==> flow/design.v <==
module SNN(
	clk,
	rst_n,
	in_valid,
	img,
	ker,
	weight,
	out_valid,
	out_data
);
input clk;
input rst_n;
input in_valid;
input [7:0] img;
input [7:0] ker;
input [7:0] weight;
output reg out_valid;
output reg [9:0] out_data;
genvar x, y;
reg [6:0] count_in;
wire [2:0] count_in_x;
wire [1:0] count_in_y;
wire [2:0] count_row;
reg [7:0] image[2:0][5:0];
reg [7:0] kernel[8:0];
reg [7:0] fc_weight[3:0];
reg conv_in_valid;
wire conv_out_valid;
reg [63:0] next_conv_in;
reg [71:0] conv_in;
wire [19:0] conv_out;
wire [7:0] conv_quantize_out;
wire conv_quantize_out_valid;
wire [7:0] max_pool_out;
wire max_pool_out_valid;
wire [16:0] fc_out_1;
wire [16:0] fc_out_2;
wire fc_out_valid;
wire [7:0] fc_quantization_out_1;
wire [7:0] fc_quantization_out_2;
wire fc_quantization_out_valid;
wire [9:0] l1_out;
wire l1_out_valid;
assign count_in_x = count_in % 'd6;
assign count_in_y = (count_in / 'd6) % 'd3;
assign count_row = (count_in / 'd6) % 'd6;
always@(posedge clk or negedge rst_n) begin
	if(!rst_n)
		count_in <= 0;
	else if(in_valid)
		count_in <= count_in + 1;
	else
		count_in <= 0;
end
generate
for(x=0;x<6;x=x+1) begin
	for(y=0;y<3;y=y+1) begin
		always@(posedge clk) begin
			if(x == count_in_x && count_in_y == y)
				image[y][x] <= img;
			else
				image[y][x] <= image[y][x];
		end
	end
end
for(x=0;x<9;x=x+1) begin
	always@(posedge clk) begin
		if(x == count_in)
			kernel[x] <= ker;
		else
			kernel[x] <= kernel[x];
	end
end
for(x=0;x<4;x=x+1) begin
	always@(posedge clk) begin
		if(in_valid && x == count_in)
			fc_weight[x] <= weight;
		else
			fc_weight[x] <= fc_weight[x];
	end
end
endgenerate
wire [23:0] row1;
wire [23:0] row2;
wire [23:0] row3;
assign row1 = {image[0][count_in_x],image[0][count_in_x-1],image[0][count_in_x-2]};
assign row2 = {image[1][count_in_x],image[1][count_in_x-1],image[1][count_in_x-2]};
assign row3 = {image[2][count_in_x],image[2][count_in_x-1],image[2][count_in_x-2]};
always@(*) begin
	case(count_in_y)
	'd2: next_conv_in = {row3[15:0],row2,row1};
	'd0: next_conv_in = {row1[15:0],row3,row2};
	'd1: next_conv_in = {row2[15:0],row1,row3};
	default: next_conv_in = 0;
	endcase
end
always@(*) begin
	if(count_row > 1 && count_in_x > 1)
		conv_in = {img,next_conv_in};
	else
		conv_in = 0;
end
always@(*) begin
	conv_in_valid = count_row > 1 && count_in_x > 1;
end
conv c1(
	.rst_n(rst_n),
	.clk(clk),
	.clk_valid(clk),
	.in_valid(conv_in_valid),
	.kernel({kernel[8],kernel[7],kernel[6],kernel[5],kernel[4],kernel[3],kernel[2],kernel[1],kernel[0]}),
	.image(conv_in),
	.out_valid(conv_out_valid),
	.out(conv_out)
);
quatization_1 q1(
	.rst_n(rst_n),
	.clk(clk),
	.in_valid(conv_out_valid),
	.in(conv_out),
	.out(conv_quantize_out),
	.out_valid(conv_quantize_out_valid)
);
max_pool m1(
	.rst_n(rst_n),
	.clk(clk),
	.in_valid(conv_quantize_out_valid),
	.in(conv_quantize_out),
	.out(max_pool_out),
	.out_valid(max_pool_out_valid)
);
fully_connect fc1(
	.rst_n(rst_n),
	.clk(clk),
	.in_valid(max_pool_out_valid),
	.in(max_pool_out),
	.weight({fc_weight[3],fc_weight[2],fc_weight[1],fc_weight[0]}),
	.out_1(fc_out_1),
	.out_2(fc_out_2),
	.out_valid(fc_out_valid)
);
quatization_2 q2(
	.rst_n(rst_n),
	.clk(clk),
	.in_valid(fc_out_valid),
	.in_1(fc_out_1),
	.in_2(fc_out_2),
	.out_1(fc_quantization_out_1),
	.out_2(fc_quantization_out_2),
	.out_valid(fc_quantization_out_valid)
);
L1_distance l1(
	.rst_n(rst_n),
	.clk(clk),
	.in_valid(fc_quantization_out_valid),
	.in_1(fc_quantization_out_1),
	.in_2(fc_quantization_out_2),
	.out(l1_out),
	.out_valid(l1_out_valid)
);
always@(posedge clk or negedge rst_n) begin
	if(!rst_n) begin
		out_data <= 0;
	end
	else if(l1_out_valid)
		out_data <= l1_out;
	else
		out_data <= 0;
end
always@(posedge clk or negedge rst_n) begin
	if(!rst_n) begin
		out_valid <= 0;
	end
	else
		out_valid <= l1_out_valid;
end
endmodule
module conv(
	input rst_n,
	input clk,
	input clk_valid,
	input in_valid,
	input [71:0] kernel,
	input [71:0] image,
	output reg out_valid,
	output reg [19:0] out
);
wire [15:0] mult_out[8:0];
genvar gen_conv;
generate
for(gen_conv=0;gen_conv<9;gen_conv=gen_conv+1)
	assign mult_out[gen_conv] = kernel[(gen_conv*8)+7:(gen_conv*8)] * image[(gen_conv*8)+7:(gen_conv*8)];
endgenerate
wire [19:0] next_out;
assign next_out = ( (mult_out[0] + mult_out[1]) + (mult_out[2] + mult_out[3]) ) + ( (mult_out[4] + mult_out[5]) + (mult_out[6] + mult_out[7]) + mult_out[8]);
always@(posedge clk) begin
	if(in_valid)
		out <= next_out;
	else
		out <= out;
end
always@(posedge clk_valid or negedge rst_n) begin
	if(!rst_n)
		out_valid <= 0;
	else
		out_valid <= in_valid;
end
endmodule
module quatization_1(
	input rst_n,
	input clk,
	input in_valid,
	input [19:0] in,
	output reg [7:0] out,
	output reg out_valid
);
wire [7:0] next_out;
assign next_out = in / 'd2295;
always@(*) begin
	out = next_out;
end
always@(*) begin
	out_valid = in_valid;
end
endmodule
module max_pool(
	input rst_n,
	input clk,
	input in_valid,
	input [7:0] in,
	output reg [7:0] out,
	output reg out_valid
);
reg [2:0] count_in;
reg [7:0] temp1;
reg [7:0] temp2;
wire [7:0] next_temp;
reg [7:0] cmp_in;
always@(posedge clk or negedge rst_n) begin
	if(!rst_n)
		count_in <= 0;
	else if(in_valid)
		count_in <= count_in + 1;
	else
		count_in <= count_in;
end
always@(posedge clk) begin
	if(in_valid && count_in == 0)
		temp1 <= in;
	else if(in_valid && (count_in == 'd1 || count_in == 'd4))
		temp1 <= next_temp;
	else
		temp1 <= temp1;
end
always@(posedge clk) begin
	if(in_valid && count_in == 'd2)
		temp2 <= in;
	else if(in_valid && (count_in == 'd3 || count_in == 'd6))
		temp2 <= next_temp;
	else
		temp2 <= temp2;
end
always@(*) begin
	case(count_in)
	'd1,'d4,'d5: cmp_in = temp1;
	'd3,'d6,'d7: cmp_in = temp2;
	default: cmp_in = temp1;
	endcase
end
assign next_temp = (cmp_in > in) ? cmp_in : in;
always@(posedge clk) begin
	if(count_in == 'd5 || count_in == 'd7)
		out <= next_temp;
	else
		out <= out;
end
always@(posedge clk or negedge rst_n) begin
	if(!rst_n)
		out_valid <= 0;
	else
		out_valid <= (count_in == 'd5 || count_in == 'd7) && in_valid;
end
endmodule
module fully_connect(
	input rst_n,
	input clk,
	input in_valid,
	input [7:0] in,
	input [31:0] weight,
	output reg [16:0] out_1,
	output reg [16:0] out_2,
	output reg out_valid
);
reg count_in;
wire [15:0] mul_out_1;
wire [15:0] mul_out_2;
reg [7:0] mul_in_1;
reg [7:0] mul_in_2;
reg [15:0] temp1;
reg [15:0] temp2;
always@(posedge clk or negedge rst_n) begin
	if(!rst_n)
		count_in <= 0;
	else if(in_valid)
		count_in <= ~count_in;
	else
		count_in <= count_in;
end
always@(*) begin
	case(count_in)
	'd0: mul_in_1 = weight[7:0];
	'd1: mul_in_1 = weight[23:16];
	endcase
end
always@(*) begin
	case(count_in)
	'd0: mul_in_2 = weight[15:8];
	'd1: mul_in_2 = weight[31:24];
	endcase
end
assign mul_out_1 = mul_in_1 * in;
assign mul_out_2 = mul_in_2 * in;
always@(posedge clk) begin
	if(in_valid)
		temp1 <= mul_out_1;
	else
		temp1 <= temp1;
end
always@(posedge clk) begin
	if(in_valid)
		temp2 <= mul_out_2;
	else
		temp2 <= temp2;
end
always@(*) begin
	if(in_valid && count_in)
		out_1 = mul_out_1 + temp1;
	else
		out_1 = 0;
end
always@(*) begin
	if(in_valid && count_in)
		out_2 = mul_out_2 + temp2;
	else
		out_2 = 0;
end
always@(*) begin
	out_valid = in_valid && count_in;
end
endmodule
module quatization_2(
	input rst_n,
	input clk,
	input in_valid,
	input [16:0] in_1,
	input [16:0] in_2,
	output reg [7:0] out_1,
	output reg [7:0] out_2,
	output reg out_valid
);
always@(*) begin
	out_1 = in_1 / 'd510;
end
always@(*) begin
	out_2 = in_2 / 'd510;
end
always@(*) begin
	out_valid = in_valid;
end
endmodule
module L1_distance(
	input rst_n,
	input clk,
	input in_valid,
	input [7:0] in_1,
	input [7:0] in_2,
	output reg [9:0] out,
	output reg out_valid
);
reg [1:0] count_in;
reg [7:0] temp [3:0];
wire [7:0] next_temp[3:0];
always@(posedge clk or negedge rst_n) begin
	if(!rst_n)
		count_in <= 0;
	else if(in_valid)
		count_in <= count_in + 1;
	else
		count_in <= count_in;
end
always@(posedge clk) begin
	if(in_valid && count_in == 0) begin
		temp[0] <= in_1;
		temp[1] <= in_2;
	end
	else if(in_valid && count_in == 'd1) begin
		temp[2] <= in_1;
		temp[3] <= in_2;
	end
	else begin
		temp[0] <= temp[0];
		temp[1] <= temp[1];
		temp[2] <= temp[2];
		temp[3] <= temp[3];
	end
end
reg [7:0] adder_in_1;
reg [7:0] adder_in_2;
reg [7:0] adder_in_3;
reg [7:0] adder_in_4;
always@(*) begin
	if(count_in == 'd2) begin
		adder_in_1 = (temp[0] > in_1) ? temp[0] - in_1 : in_1 - temp[0];
		adder_in_2 = (temp[1] > in_2) ? temp[1] - in_2 : in_2 - temp[1];
	end
	else begin
		adder_in_1 = 0;
		adder_in_2 = 0;
	end
end
always@(*) begin
	if(count_in == 'd3) begin
		adder_in_3 = (temp[2] > in_1) ? temp[2] - in_1 : in_1 - temp[2];
		adder_in_4 = (temp[3] > in_2) ? temp[3] - in_2 : in_2 - temp[3];
	end
	else begin
		adder_in_3 = 0;
		adder_in_4 = 0;
	end
end
wire [7:0] real_adder_in_1;
wire [7:0] real_adder_in_2;
assign real_adder_in_1 = (count_in == 'd3) ? adder_in_3 : adder_in_1;
assign real_adder_in_2 = (count_in == 'd3) ? adder_in_4 : adder_in_2;
wire [8:0] adder_out;
assign adder_out = real_adder_in_1 + real_adder_in_2;
reg [8:0] temp_out;
always@(posedge clk) begin
	if(count_in == 'd2)
		temp_out <= adder_out;
	else
		temp_out <= temp_out;
end
wire [9:0] sum;
wire [9:0] next_out;
assign sum = adder_out + temp_out;
assign next_out = (sum > 'd15) ? sum : 0;
always@(*) begin
	out = next_out;
end
always@(*) begin
	out_valid = count_in == 'd3 && in_valid;
end
endmodule
--- tool output ---
Reports on SNN
Each step is given for the RTL above and for the edited RTL.
"before" refers to lines of the RTL above, "after" to lines of the edited file.
"delta" is "after" less "before", of the values as shown.
Operators: Yosys type, input widths -> output width; for muxes data width and select width s.
Library cell names are shortened.
{ "inputs": {"top_module": "SNN", "clk_port": "clk", "cell_library": "sky130hd", "lib_corner": "tt_025C_1v80"} }

Diff
Unified diff, file above to edited file.
The edited RTL no longer does the same as the RTL above: the edit was made by script, with no optimisation intended.
begin of diff
@@ -44,5 +44,5 @@
 assign count_in_x = count_in % 'd6;
 assign count_in_y = (count_in / 'd6) % 'd3;
-assign count_row = (count_in / 'd6) % 'd6;
+assign count_row = (count_in / 'd6) & 'd6;
 always@(posedge clk or negedge rst_n) begin
 	if(!rst_n)
end of diff

Word level
Yosys after proc, flatten, opt, wreduce and memory -nomap, before mapping. Print and check cells are not counted.
{ "word_totals": {"columns": ["element", "before", "after", "delta"], "rows": [
  ["latch_bits", 0, 0, 0],
  ["out_inout_bits", 11, 11, 0],
  ["word_cells", 375, 374, -1],
  ["clocked_rd_ports_x_width", 0, 0, 0],
  ["ram_bits", 0, 0, 0],
  ["regBits", 391, 391, 0],
  ["n_memories", 0, 0, 0],
  ["romBits", 0, 0, 0]
]} }
{ "classes": {"columns": ["element", "before", "after", "delta"], "rows": [
  ["n_logic", 2, 2, 0],
  ["compare", 8, 8, 0],
  ["n_reduce_logical", 53, 53, 0],
  ["equal", 178, 178, 0],
  ["div_mod_pow", 7, 6, -1],
  ["add_sub_neg", 34, 34, 0],
  ["n_shift", 0, 0, 0],
  ["mux", 32, 32, 0],
  ["n_mul", 11, 11, 0]
]} }
{ "ops": {"columns": ["operator", "before", "after", "delta"], "rows": [
  ["$mod 32x3->32 const B", 1, 0, -1],
  ["$eq 5x4->1 const B", 72, 72, 0],
  ["$eq 5x3->1 const B", 36, 36, 0],
  ["$logic_and 1x1->1", 32, 32, 0],
  ["$eq 5x2->1 const B", 18, 18, 0],
  ["$eq 5x5->1 const B", 18, 18, 0],
  ["$mux 8", 14, 14, 0],
  ["$mul 8x8->16", 11, 11, 0],
  ["$eq 5x1->1 const B", 9, 9, 0],
  ["$logic_not 5->1", 9, 9, 0],
  ["$pmux 8 s18", 9, 9, 0],
  ["$sub 8x8->8", 8, 8, 0],
  ["$add 16x16->17", 6, 6, 0],
  ["$gt 8x8->1", 5, 5, 0],
  ["$eq 3x3->1 const B", 4, 4, 0],
  ["$eq 3x7->1 const A", 4, 4, 0],
  ["$add 20x20->20", 3, 3, 0],
  ["$add 3x5->5 const A", 3, 3, 0],
  ["$add 4x5->5 const A", 3, 3, 0],
  ["$eq 2x2->1 const B", 3, 3, 0],
  ["$logic_or 1x1->1", 3, 3, 0],
  ["$div 17x9->32 const B", 2, 2, 0],
  ["$eq 2x1->1 const B", 2, 2, 0],
  ["$eq 2x3->1 const A", 2, 2, 0],
  ["$eq 2x7->1 const A", 2, 2, 0],
  ["$eq 3x2->1 const B", 2, 2, 0],
  ["$eq 3x3->1 const A", 2, 2, 0],
  ["$gt 3x1->1 const B", 2, 2, 0]
]} }
Not every row of either side is listed.

Longest topological paths
Yosys ltp: most cells in a row. Word level: on the elaborated netlist, between registers, memories and ports. Mapped: between sequential cells and ports; inverters and the memories' decode and read muxes count.
{ "logic_depth": {"columns": ["element", "before", "after", "delta"], "rows": [
  ["depth_word", 15, 15, 0],
  ["abc_area", "0", "0", null],
  ["depth_mapped", 79, 79, 0],
  ["ltp_nobuf", 76, 75, -1]
]} }

Synthesis result
The flow's flattened synthesis, as Yosys stat reports it; memories are mapped. The netlist is that of the ABC_AREA named above (0 if unset); the other value can give another one.
{ "types": {"columns": ["cell_type", "before", "after", "delta"], "rows": [
  ["a21oi_1", 286, 342, 56],
  ["and3_1", 149, 96, -53],
  ["and2_1", 228, 264, 36],
  ["nand4_1", 86, 57, -29],
  ["nand3_1", 112, 138, 26],
  ["nand2_1", 571, 595, 24],
  ["mux2i_1", 65, 82, 17],
  ["o211ai_1", 29, 46, 17],
  ["o21ai_0", 213, 199, -14],
  ["a221oi_1", 65, 51, -14],
  ["a211o_1", 6, 20, 14],
  ["o21a_1", 21, 34, 13],
  ["or2_2", 16, 29, 13],
  ["xnor2_1", 160, 148, -12],
  ["o2111ai_1", 9, 21, 12],
  ["or3_1", 28, 17, -11],
  ["clkbuf_1", 188, 178, -10],
  ["nor3_1", 112, 122, 10]
]} }
Not every row of either side is listed.
{ "synth_totals": {"columns": ["element", "before", "after", "delta"], "rows": [
  ["yosys_area_um2", 57173.6, 57986.9, 813.3],
  ["flip_flops", 391, 391, 0],
  ["buffers", 250, 236, -14],
  ["stdcells", 6362, 6485, 123]
]} }
The figures by module come from a second, unflattened synthesis with its own total; it is not the netlist above.
{ "unflattened": {"columns": ["element", "before", "after", "delta"], "rows": [
  ["hier_cells", 6526, 6543, 17],
  ["hier_area_um2", 60402.9, 59902.5, -500.4]
]} }
Each row is one instance without its submodules.
{ "modules_before": {"columns": ["mod", "n_cells", "mod_area_um2", "n_inst"], "rows": [
  ["conv", 2168, 21015.2, 1],
  ["SNN", 1854, 18492.7, 1],
  ["fully_connect", 767, 6990.5, 1],
  ["L1_distance", 502, 4753.3, 1],
  ["quatization_1", 558, 3907.5, 1],
  ["quatization_2", 564, 3632.2, 1],
  ["max_pool", 113, 1611.5, 1]
]} }
{ "modules_after": {"columns": ["mod", "n_cells", "mod_area_um2", "n_inst"], "rows": [
  ["conv", 2159, 20993.9, 1],
  ["SNN", 1880, 18013.5, 1],
  ["fully_connect", 767, 6990.5, 1],
  ["L1_distance", 502, 4753.3, 1],
  ["quatization_1", 558, 3907.5, 1],
  ["quatization_2", 564, 3632.2, 1],
  ["max_pool", 113, 1611.5, 1]
]} }

Path before layout
Source: OpenSTA report_checks on the synthesized netlist (no wires, ideal clock, input and output delay 20% of the period each), path of least setup slack; recovery checks are left aside. Register names are those of the netlist, which keeps one name where synthesis merged equal registers.
{ "synth_path": {"columns": ["element", "before", "after", "delta"], "rows": [
  ["path_type", "register -> register", "register -> register", null],
  ["from", "register fc1.count_in", "register fc1.count_in", null],
  ["to", "register out_data[2]", "register out_data[2]", null],
  ["setup_ns", 0.123, 0.086, -0.037],
  ["t_required_ns", 16.877, 16.914, 0.037],
  ["n_path_buf", 4, 5, 1],
  ["clock_period_ns", 17.0, 17.0, 0.0],
  ["path_delay_ns", 17.050, 16.772, -0.278],
  ["stages", 73, 76, 3],
  ["setup_slack_ns", -0.050, 0.228, 0.278],
  ["t_first_pin_ns", 0.000, 0.000, 0.000],
  ["arrival_time_ns", 16.927, 16.686, -0.241],
  ["synth_period_reached_ns", 17.05, 16.772, -0.278]
]} }
"path_delay_ns" = arrival - input delay + setup time.
"stages": output pins that drive a net of the path, with the launching flip-flop's if there is one; two outputs of one cell count as two.
"synth_period_reached_ns" = period - worst setup slack (recovery checks aside). The figure is calculated, with input and output delays left at 20% of the set period.
At most two assigning lines are given for a register; there are more.
{ "synth_between_before": {"path_cell_list": "dfrtp_1 -> clkbuf_1 -> clkbuf_1 -> mux2i_1 -> nand2b_1 -> fa_1 -> fa_1 -> inv_1 -> fa_1 -> inv_1 -> fa_1 -> inv_1 -> ha_1 -> a21oi_1 -> o21bai_1 -> a21oi_1 -> xnor2_1 -> ha_1 -> (+37 left out) -> clkbuf_1 -> mux2_2 -> o22ai_1 -> ha_1 -> a21o_1 -> a21oi_1 -> o21bai_1 -> a21oi_1 -> xnor2_1 -> ha_1 -> inv_1 -> o21bai_1 -> a21oi_1 -> nor2_1 -> nor2_1 -> xor2_1 -> a41o_1 -> nor3_1"} }
{ "synth_rtl_before": {"columns": ["element", "line_no", "source"], "rows": [
  ["from (decl)", 294, "reg count_in;"],
  ["from (assign)", 305, "count_in <= ~count_in;"],
  ["from (assign)", 307, "count_in <= count_in;"],
  ["to (assign)", 163, "out_data <= 0;"],
  ["to (assign)", 166, "out_data <= l1_out;"],
  ["to (decl)", 18, "output reg [9:0] out_data;"]
]} }
before: No chain of elaborated cells between the ends is given.
Some nets on the timed path still bear RTL names; the line given drives or declares the net.
{ "synth_named_nets_before": {"columns": ["net", "line_no", "source"], "rows": [
  ["fc1.mul_out_1[10]", 321, "assign mul_out_1 = mul_in_1 * in;"],
  ["fc_quantization_out_1[1]", 362, "out_1 = in_1 / 'd510;"],
  ["fc_quantization_out_1[0]", 362, null],
  ["l1.adder_out[5]", 436, "assign adder_out = real_adder_in_1 + real_adder_in_2;"]
]} }
{ "synth_between_after": {"path_cell_list": "dfrtp_1 -> buf_1 -> clkbuf_1 -> mux2i_1 -> nor2b_1 -> fa_1 -> fa_1 -> inv_1 -> fa_1 -> fa_1 -> inv_1 -> ha_1 -> inv_1 -> nor2_1 -> nor2_1 -> o21bai_1 -> a21oi_1 -> o21bai_1 -> (+40 left out) -> o22ai_1 -> clkbuf_1 -> mux2_2 -> o22ai_1 -> ha_1 -> a21o_1 -> a21oi_1 -> xnor2_1 -> ha_1 -> nor2b_1 -> o21a_1 -> o21ai_0 -> nand2b_1 -> a21oi_1 -> xnor2_1 -> and4_1 -> a31o_2 -> nor3_1"} }
{ "synth_rtl_after": {"columns": ["element", "line_no", "source"], "rows": [
  ["from (decl)", 294, "reg count_in;"],
  ["from (assign)", 305, "count_in <= ~count_in;"],
  ["from (assign)", 307, "count_in <= count_in;"],
  ["to (assign)", 163, "out_data <= 0;"],
  ["to (assign)", 166, "out_data <= l1_out;"],
  ["to (decl)", 18, "output reg [9:0] out_data;"]
]} }
after: No chain of elaborated cells between the ends is given.
{ "synth_named_nets_after": {"columns": ["net", "line_no", "source"], "rows": [
  ["fc1.mul_out_2[15]", 322, "assign mul_out_2 = mul_in_2 * in;"],
  ["fc_quantization_out_2[5]", 365, "out_2 = in_2 / 'd510;"],
  ["fc_quantization_out_2[3]", 365, null],
  ["fc_quantization_out_2[0]", 365, null],
  ["l1.adder_out[3]", 436, "assign adder_out = real_adder_in_1 + real_adder_in_2;"]
]} }

Timing after layout
From the final timing report of each run of set A: the path of least setup slack in the routed layout; clock arrival at registers is part of the times.
{ "layout_path": {"columns": ["element", "before", "after", "delta"], "rows": [
  ["path_type", "register -> register", "register -> register", null],
  ["from", "register count_in[6]", "register count_in[6]", null],
  ["to", "register c1.out[18]", "register c1.out[19]", null],
  ["arrival_time_ns", 16.33, 16.06, -0.27],
  ["t_first_pin_ns", 0.63, 0.66, 0.03],
  ["stages", 61, 61, 0],
  ["setup_ns", 0.13, 0.25, 0.12],
  ["clock_period_ns", 16.5, 16.5, 0.0],
  ["t_required_ns", 17.03, 16.92, -0.11],
  ["n_path_buf", 2, 5, 3],
  ["setup_slack_ns", 0.70, 0.86, 0.16]
]} }
The rows between start and end are the longest chain of elaborated cells between them; the timing report does not say that the signal goes this way. Where chains are equally long, one stands for them.
A line is the first line of the expression or statement that the cell stems from. Yosys adds cells for indexed reads and writes and turns some case tables into memories.
At most two assigning lines are given for a register; there are more.
{ "layout_between_before": {"path_cell_list": "dfrtp_1 -> ha_1 -> nand2b_1 -> nor2_1 -> o21ai_0 -> o311ai_2 -> o21ai_0 -> nor2_1 -> a21oi_1 -> o21ai_0 -> o21ai_1 -> and2_1 -> xnor2_2 -> ha_1 -> inv_1 -> ha_1 -> xnor2_2 -> nand2_1 -> (+25 left out) -> fa_1 -> fa_1 -> fa_1 -> ha_1 -> inv_1 -> o21bai_1 -> a21oi_1 -> o21bai_1 -> a21oi_1 -> o21bai_1 -> a21oi_1 -> o21bai_1 -> a21o_1 -> a21o_1 -> a21o_1 -> a21oi_1 -> xor2_1 -> buf_4", "elab_chain_len": 13} }
{ "layout_rtl_before": {"columns": ["element", "line_no", "source"], "rows": [
  ["from (decl)", 20, "reg [6:0] count_in;"],
  ["from (assign)", 49, "count_in <= 0;"],
  ["from (assign)", 51, "count_in <= count_in + 1;"],
  ["$mod 7x3->32", 44, "assign count_in_x = count_in % 'd6;"],
  ["$sub 3x1->4", 86, "assign row1 = {image[0][count_in_x],image[0][count_in_x-1],image[0][count_in_x-2]};"],
  ["$sub 4x4->5", 86, null],
  ["$add 4x5->5", 86, null],
  ["$eq 5x5->1", 86, null],
  ["$pmux 8 s18", 86, null],
  ["$pmux 64 s3", 90, "case(count_in_y)"],
  ["$mux 72", 98, "if(count_row > 1 && count_in_x > 1)"],
  ["$mul 8x8->16", 192, "assign mult_out[gen_conv] = kernel[(gen_conv*8)+7:(gen_conv*8)] * image[(gen_conv*8)+7:(gen_conv*8)];"],
  ["$add 16x16->17", 195, "assign next_out = ( (mult_out[0] + mult_out[1]) + (mult_out[2] + mult_out[3]) ) + ( (mult_out[4] + mult_out[5] ..."],
  ["$add 20x20->20", 195, null],
  ["$add 20x16->20", 195, null],
  ["$add 20x20->20", 195, null],
  ["to (assign)", 198, "out <= next_out;"],
  ["to (assign)", 200, "out <= out;"],
  ["to (decl)", 186, "output reg [19:0] out"]
]} }
Some nets on the timed path still bear RTL names; the line given drives or declares the net.
{ "layout_named_nets_before": {"columns": ["net", "line_no"], "rows": [
  ["c1.next_out[18]", 195]
]} }
{ "layout_between_after": {"path_cell_list": "dfrtp_1 -> ha_1 -> nand2b_1 -> nor2_1 -> o21ai_0 -> o211ai_1 -> xnor2_1 -> mux2i_1 -> nor3_1 -> buf_4 -> inv_1 -> nand2_1 -> xor2_2 -> buf_6 -> ha_1 -> buf_4 -> xor2_1 -> nand3_1 -> (+25 left out) -> fa_1 -> fa_1 -> inv_1 -> fa_1 -> ha_1 -> a21oi_1 -> o21bai_1 -> a21oi_1 -> o21bai_1 -> a21oi_1 -> o21bai_1 -> a21oi_1 -> o21bai_1 -> a21oi_1 -> nor2b_1 -> o21a_1 -> o21ai_0 -> a21oi_1", "elab_chain_len": 13} }
{ "layout_rtl_after": {"columns": ["element", "line_no", "source"], "rows": [
  ["from (decl)", 20, "reg [6:0] count_in;"],
  ["from (assign)", 49, "count_in <= 0;"],
  ["from (assign)", 51, "count_in <= count_in + 1;"],
  ["$mod 7x3->32", 44, "assign count_in_x = count_in % 'd6;"],
  ["$sub 3x1->4", 86, "assign row1 = {image[0][count_in_x],image[0][count_in_x-1],image[0][count_in_x-2]};"],
  ["$sub 4x4->5", 86, null],
  ["$add 4x5->5", 86, null],
  ["$eq 5x5->1", 86, null],
  ["$pmux 8 s18", 86, null],
  ["$pmux 64 s3", 90, "case(count_in_y)"],
  ["$mux 72", 98, "if(count_row > 1 && count_in_x > 1)"],
  ["$mul 8x8->16", 192, "assign mult_out[gen_conv] = kernel[(gen_conv*8)+7:(gen_conv*8)] * image[(gen_conv*8)+7:(gen_conv*8)];"],
  ["$add 16x16->17", 195, "assign next_out = ( (mult_out[0] + mult_out[1]) + (mult_out[2] + mult_out[3]) ) + ( (mult_out[4] + mult_out[5] ..."],
  ["$add 20x20->20", 195, null],
  ["$add 20x16->20", 195, null],
  ["$add 20x20->20", 195, null],
  ["to (assign)", 198, "out <= next_out;"],
  ["to (assign)", 200, "out <= out;"],
  ["to (decl)", 186, "output reg [19:0] out"]
]} }

Layout results
Both versions went through the flow (Yosys, OpenROAD) with the same settings in each pair. Constraints: input delay and output delay 20% of the set period each, output load 0.01 pF.
{ "flow_settings_set_A": {"period_ns": 16.5, "CAP_MARGIN": 20, "CORE_MARGIN": 2, "CORE_UTILIZATION": 40, "SLEW_MARGIN": 20} }
{ "measured_set_A": {"columns": ["element", "before", "after", "delta"], "rows": [
  ["design_power_w", 0.004694, 0.004973, 0.000279],
  ["tns_ns", 0.000, 0.000, 0.000],
  ["final_stdcell_area_um2", 63853.7, 63952.6, 98.9],
  ["die_um2", 145974.0, 148029.0, 2055.0],
  ["period_less_ws_ns", 15.799, 15.641, -0.158],
  ["finish.utilization_frac", 0.45, 0.445, -0.005],
  ["setup_worst_slack_ns", 0.701, 0.859, 0.158],
  ["synth_chip_area_um2", 57173.6, 57986.9, 813.3],
  ["holdWs_ns", 0.547, 0.547, 0.000]
]} }
{ "flow_settings_set_B": {"CELL_PAD_IN_SITES_GLOBAL_PLACEMENT": 1, "CORE_ASPECT_RATIO": 0.72, "CORE_UTILIZATION": 29, "CTS_CLUSTER_DIAMETER": 250, "GPL_ROUTABILITY_DRIVEN": 1, "GPL_TIMING_DRIVEN": 1, "HOLD_SLACK_MARGIN": 0.09, "MIN_ROUTING_LAYER": "met1", "PLACE_DENSITY_LB_ADDON": 0.1, "period_ns": 9.98, "CAP_MARGIN": 20, "CORE_MARGIN": 2, "SLEW_MARGIN": 20} }
{ "measured_set_B": {"columns": ["element", "before", "after", "delta"], "rows": [
  ["design_power_w", 0.010304, 0.011396, 0.001092],
  ["tns_ns", -151.081, -146.902, 4.179],
  ["final_stdcell_area_um2", 82487.9, 83491.3, 1003.4],
  ["die_um2", 200765.0, 203596.0, 2831.0],
  ["period_less_ws_ns", 15.295, 14.724, -0.571],
  ["finish.utilization_frac", 0.421, 0.42, -0.001],
  ["setup_worst_slack_ns", -5.315, -4.744, 0.571],
  ["synth_chip_area_um2", 57173.6, 57986.9, 813.3],
  ["holdWs_ns", 0.557, 0.571, 0.014]
]} }
"period_less_ws_ns" = clock period - worst setup slack. The figure is calculated, with input and output delays left at 20% of the set period.
"design_power_w" rests on the timing tool's default activity at the inputs, not on a simulated workload.
--- end ---
